==> flow/design.v <==
module cordic_dds # (
   parameter DW = 16,                
   parameter PIPE_DEPTH = 14,        
   parameter limP = 16'h4dba         
)
( 
   sin_o, cos_o, err_o,
   clk, phase_i
);
   input             clk;
   input [DW-1:0]    phase_i;        
   output [DW:0]     sin_o, cos_o;   
   output [DW:0]     err_o;          
   reg [DW:0] cos_r, sin_o_r;
   reg [DW:0] x[PIPE_DEPTH:0];
   reg [DW:0] y[PIPE_DEPTH:0];
   reg [DW:0] z[PIPE_DEPTH:0];
   reg [1:0] quadrant [PIPE_DEPTH:0];
   wire [DW:0] atan_rom[PIPE_DEPTH:0];
   assign atan_rom[0] = 8189;
   assign atan_rom[1] = 4834;
   assign atan_rom[2] = 2554;
   assign atan_rom[3] = 1296;
   assign atan_rom[4] = 650;
   assign atan_rom[5] = 325;
   assign atan_rom[6] = 162;
   assign atan_rom[7] = 81;
   assign atan_rom[8] = 40;
   assign atan_rom[9] = 20;
   assign atan_rom[10] = 10;
   assign atan_rom[11] = 5;
   assign atan_rom[12] = 2;
   assign atan_rom[13] = 1;
   assign atan_rom[14] = 0;
   always @ (posedge clk) begin  
      x[0] <= {1'b0, limP};
      y[0] <= 0;
      z[0] <= {3'b0, phase_i[DW-1-2:0]};  
   end
   always @ (posedge clk) begin  
      x[1] <= x[0] - y[0];
      y[1] <= x[0] + y[0];
      z[1] <= z[0] - atan_rom[0];  
   end
   generate
      genvar k;
      for(k=1; k<PIPE_DEPTH; k=k+1) begin
         always @ (posedge clk) begin
            if (z[k][DW]) begin  
               x[k+1] <= x[k] + {{k{y[k][DW]}},y[k][DW:k]};  
               y[k+1] <= y[k] - {{k{x[k][DW]}},x[k][DW:k]};  
               z[k+1] <= z[k] + atan_rom[k];
            end else begin
               x[k+1] <= x[k] - {{k{y[k][DW]}},y[k][DW:k]};
               y[k+1] <= y[k] + {{k{x[k][DW]}},x[k][DW:k]};
               z[k+1] <= z[k] - atan_rom[k];
            end
         end
      end
   endgenerate
   always @ (posedge clk) begin
      quadrant[0] <= phase_i[DW-1:DW-2];
   end
   generate
      genvar j;
      for(j=0; j<PIPE_DEPTH; j=j+1) begin
         always @ (posedge clk) begin
            quadrant[j+1] <= quadrant[j];
         end
      end
   endgenerate
   always @ (posedge clk)
      case(quadrant[PIPE_DEPTH])
         2'b00: begin
            cos_r <= x[PIPE_DEPTH];  
            sin_o_r <= y[PIPE_DEPTH];  
         end
         2'b01: begin
            cos_r <= ~(y[PIPE_DEPTH]) + 1'b1;  
            sin_o_r <= x[PIPE_DEPTH];  
         end
         2'b10: begin
            cos_r <= ~(x[PIPE_DEPTH]) + 1'b1;  
            sin_o_r <= ~(y[PIPE_DEPTH]) + 1'b1;  
         end
         2'b11: begin
            cos_r <= y[PIPE_DEPTH];  
            sin_o_r <= ~(x[PIPE_DEPTH]) + 1'b1;  
         end
      endcase
   assign cos_o = cos_r;
   assign sin_o = sin_o_r;
   assign err_o = z[PIPE_DEPTH];
endmodule
# From RTL to reports: cordic_dds
# The steps from the RTL of cordic_dds to its reports follow in flow order.
# Lines are those of the file above, counted from 1.
# Operators carry their Yosys type and port widths (W data, S select, Z words).
# Cell names lack the library's common part.
# Not given: -
[inputs]
design = "cordic_dds"
clock_port = "clk"
library = "sky130hd"
corner = "tt_025C_1v80"

# Word-level counts
# Counts by Yosys on the flattened word-level netlist (proc, flatten, opt, wreduce). Print and check cells are left out. Cells with the same type and inputs are merged into one.
[bits]
in_bits = 17
regBits = 752
output_inout_bits = 51
[op_classes]
addsub = 77
mux = 41
logic = 2
n_eq = 3
reduce_logical = 1
[ops]
columns = ["op", "n"]
rows = [
  ["$mux W17", 37],
  ["$add A17 B17 Y17", 22],
  ["$sub A17 B17 Y17", 22],
  ["$pmux W17 S4", 2],
  ["$add A17 B1 Y17 const B", 3],
  ["$not A17 Y17", 2],
  ["$add A15 B13 Y16", 2],
  ["$sub A15 B13 Y16", 2],
  ["$mux W15", 2],
  ["$sub A17 B1 Y17 const B", 1],
  ["$add A17 B10 Y17 const B", 1],
  ["$sub A17 B10 Y17 const B", 1],
  ["$add A17 B11 Y17 const B", 1],
  ["$sub A17 B11 Y17 const B", 1],
  ["$add A17 B12 Y17 const B", 1],
  ["$sub A17 B12 Y17 const B", 1],
  ["$add A17 B13 Y17 const B", 1],
  ["$sub A17 B13 Y17 const B", 1],
  ["$add A17 B2 Y17 const B", 1],
  ["$sub A17 B2 Y17 const B", 1],
  ["$add A17 B3 Y17 const B", 1],
  ["$sub A17 B3 Y17 const B", 1],
  ["$add A17 B4 Y17 const B", 1],
  ["$sub A17 B4 Y17 const B", 1],
  ["$add A17 B5 Y17 const B", 1],
  ["$sub A17 B5 Y17 const B", 1],
  ["$add A17 B6 Y17 const B", 1],
  ["$sub A17 B6 Y17 const B", 1],
]
# Other operator kinds: 10; their cells: 11.

# Depth
# Depth = most cells in a row (Yosys ltp): at word level without a register or memory, in the mapped netlist without a sequential cell, where the memories' decode and read muxes count.
[depth]
word_depth = 3
abc_area = 0
depth_mapped = 17

# Mapped cells and area
# Source: synth_stat.txt of the flow (Yosys; design flattened, memories mapped). It holds for the ABC_AREA given above (unset counts as 0); a run with the other value may have another netlist.
[synth_totals]
stdcells = 4873
ff_cells = 718
area_um2 = 43683.1
[types]
columns = ["cell_type", "n"]
rows = [
  ["dfxtp_1", 718],
  ["ha_1", 597],
  ["xnor2_1", 442],
  ["a21oi_1", 495],
  ["xor2_1", 218],
  ["nor2_1", 406],
  ["a21o_1", 189],
  ["o21ai_0", 279],
  ["inv_1", 284],
  ["nand2_1", 227],
  ["fa_1", 35],
  ["nor3_1", 116],
  ["o21a_1", 72],
  ["o21bai_1", 62],
  ["nand2b_1", 63],
  ["nand3_1", 73],
  ["a31oi_1", 50],
  ["a211oi_1", 40],
]
# Not listed: further types 51, cells in them 507.

# Worst setup path after synthesis
# Path of least setup slack by OpenSTA after synthesis, without wires, with an ideal clock, recovery checks aside; 20% of the period is set as input and as output delay. Where synthesis merged equal registers, the netlist keeps one of their names.
[synth_timing]
path_type = "register to register"
startpoint = "register z[4][16]"
endpoint = "register y[5][16]"
driving_pins = 13
t_arrival_ns = 3.384
path_delay_ns = 3.502
t_first_pin_ns = 0.000
n_path_buf = 2
period_ns = 5.0
slack_ns = 1.498
synth_period_reached_ns = 3.502
# "path_delay_ns" = arrival - input delay + setup time.
# "driving_pins": output pins that drive a net of the path, with the launching flip-flop's if there is one; two outputs of one cell count as two.
# "synth_period_reached_ns" is the clock period less the worst setup slack; recovery checks do not enter. This is arithmetic on one report: input and output delays are still those of the set period (20% each).
# Between the ends stands the longest chain of elaborated cells between them, by number of cells; it is not shown to be the way that was timed. Of several equally long chains one is given.
# Each line given opens the expression or statement behind the cell; cells for indexed reads and writes are added by Yosys, which also makes memories of some case tables.
[synth_between]
cell_sequence = "dfxtp_1 clkbuf_1 buf_1 mux2i_1 fa_1 a211o_1 a2111o_1 a31oi_1 o21ai_1 a21o_1 and4_4 o32a_1 xnor2_1"
elab_chain_cells = 1
cone_cells = 1
cone_lines = 1
cone_classes = "1 x mux"
[synth_lines]
columns = ["item", "line_no", "text"]
rows = [
  ["from (decl)", 17, "reg [DW:0] z[PIPE_DEPTH:0];"],
  ["from (assign)", 52, "z[k+1] <= z[k] + atan_rom[k];"],
  ["from (assign)", 56, "z[k+1] <= z[k] - atan_rom[k];"],
  ["$mux W17", 49, "if (z[k][DW]) begin"],
  ["to (assign)", 51, "y[k+1] <= y[k] - {{k{x[k][DW]}},x[k][DW:k]};"],
  ["to (assign)", 55, "y[k+1] <= y[k] + {{k{x[k][DW]}},x[k][DW:k]};"],
  ["to (decl)", 16, "reg [DW:0] y[PIPE_DEPTH:0];"],
]

# Path in the finished layout
# Path of least setup slack in the final report of record 1 (OpenROAD, finished layout, wires in). Where an end is a register, its clock arrival counts in the times.
[layout_timing]
path_type = "register to register"
startpoint = "register y[4][4]"
endpoint = "register x[5][15]"
driving_pins = 14
n_path_buf = 0
t_first_pin_ns = 0.62
slack_ns = 0.37
t_arrival_ns = 4.13
period_ns = 4.0
# Between the ends stands the longest chain of elaborated cells between them, by number of cells; it is not shown to be the way that was timed. Of several equally long chains one is given.
[layout_between]
cell_sequence = "dfxtp_1 inv_1 ha_1 nor3b_1 nor2_1 xnor2_1 ha_1 or2_2 o41ai_2 o21ai_0 or4_1 a31oi_1 o21ai_0 xor2_1"
elab_chain_cells = 2
cone_cells = 3
cone_lines = 3
cone_classes = "2 x add/sub; 1 x mux"
[layout_lines]
columns = ["item", "line_no", "text"]
rows = [
  ["from (decl)", 16, "reg [DW:0] y[PIPE_DEPTH:0];"],
  ["from (assign)", 51, "y[k+1] <= y[k] - {{k{x[k][DW]}},x[k][DW:k]};"],
  ["from (assign)", 55, "y[k+1] <= y[k] + {{k{x[k][DW]}},x[k][DW:k]};"],
  ["$sub A17 B17 Y17", 54, "x[k+1] <= x[k] - {{k{y[k][DW]}},y[k][DW:k]};"],
  ["$mux W17", 49, "if (z[k][DW]) begin"],
  ["to (assign)", 50, "x[k+1] <= x[k] + {{k{y[k][DW]}},y[k][DW:k]};"],
  ["to (assign)", 54, ""],
  ["to (decl)", 15, "reg [DW:0] x[PIPE_DEPTH:0];"],
]

# cordic_dds through Yosys and OpenROAD on sky130hd: 5 stored runs, unordered, with their settings and measured results. The constraints put input and output delay at 20% of the set period each and load the outputs with 0.01 pF.
# "achieved_clock_period_ns": clock period set for the run, less the worst setup slack. It is reckoned from that one timing run; input and output delays stay at 20% of the period that was set.
# "worstPathTime_ns": the worst setup path's part of the clock period (all of it between registers, 20% less for each end at a port) less its slack. A launch clock that arrives late makes it longer, a capture clock that arrives late makes it shorter.

[[run]]
name = "record 1"
[run.settings]
CORE_UTILIZATION = 62
period_ns = 4.0
CAP_MARGIN = 20
CORE_MARGIN = 2
SLEW_MARGIN = 20
[run.results]
final_cell_area_um2 = 48252.5
tns_setup_ns = 0.000
worstPathTime_ns = 3.63
worst_setup_path_type = "register to register"
achieved_clock_period_ns = 3.629
die_um2 = 72595.2
post_synth_area_um2 = 43683.1
worst_setup_slack_ns = 0.371
post_route_util_pct = 69.0
fin_hold_ws_ns = 0.304

[[run]]
name = "record 2"
[run.settings]
ABC_AREA = 0
CAP_MARGIN = 20
CELL_PAD_IN_SITES_GLOBAL_PLACEMENT = 3
CORE_ASPECT_RATIO = 1.11
CORE_MARGIN = 8
CORE_UTILIZATION = 39
CTS_CLUSTER_DIAMETER = 131
GPL_TIMING_DRIVEN = 0
MAX_ROUTING_LAYER = "met4"
SETUP_SLACK_MARGIN = 0.58
TNS_END_PERCENT = 75
period_ns = 5.0
SLEW_MARGIN = 20
[run.results]
final_cell_area_um2 = 49098.3
tns_setup_ns = 0.000
worstPathTime_ns = 4.14
worst_setup_path_type = "register to register"
achieved_clock_period_ns = 4.141
die_um2 = 122989.0
post_synth_area_um2 = 43683.1
worst_setup_slack_ns = 0.859
post_route_util_pct = 44.1
fin_hold_ws_ns = 0.323

[[run]]
name = "record 3"
[run.settings]
ABC_AREA = 1
CORE_UTILIZATION = 55
CTS_CLUSTER_DIAMETER = 376
CTS_CLUSTER_SIZE = 68
GPL_ROUTABILITY_DRIVEN = 1
GPL_TIMING_DRIVEN = 0
SLEW_MARGIN = 20
period_ns = 3.22
CAP_MARGIN = 20
CORE_MARGIN = 2
[run.results]
final_cell_area_um2 = 53875.4
tns_setup_ns = 0.000
worstPathTime_ns = 2.98
worst_setup_path_type = "register to register"
achieved_clock_period_ns = 2.983
die_um2 = 95632.5
post_synth_area_um2 = 51246.6
worst_setup_slack_ns = 0.237
post_route_util_pct = 58.6
fin_hold_ws_ns = 0.298

[[run]]
name = "record 4"
[run.settings]
CORE_UTILIZATION = 40
period_ns = 5.0
CAP_MARGIN = 20
CORE_MARGIN = 2
SLEW_MARGIN = 20
[run.results]
final_cell_area_um2 = 48943.2
tns_setup_ns = 0.000
worstPathTime_ns = 3.87
worst_setup_path_type = "register to register"
achieved_clock_period_ns = 3.866
die_um2 = 111867.0
post_synth_area_um2 = 43683.1
worst_setup_slack_ns = 1.134
post_route_util_pct = 45.1
fin_hold_ws_ns = 0.308

[[run]]
name = "record 5"
[run.settings]
CORE_UTILIZATION = 40
period_ns = 2.67
CAP_MARGIN = 20
CORE_MARGIN = 2
SLEW_MARGIN = 20
[run.results]
final_cell_area_um2 = 62277.2
tns_setup_ns = -9.878
worstPathTime_ns = 3.20
worst_setup_path_type = "register to register"
achieved_clock_period_ns = 3.204
die_um2 = 111867.0
post_synth_area_um2 = 43683.1
worst_setup_slack_ns = -0.534
post_route_util_pct = 57.4
fin_hold_ws_ns = 0.297
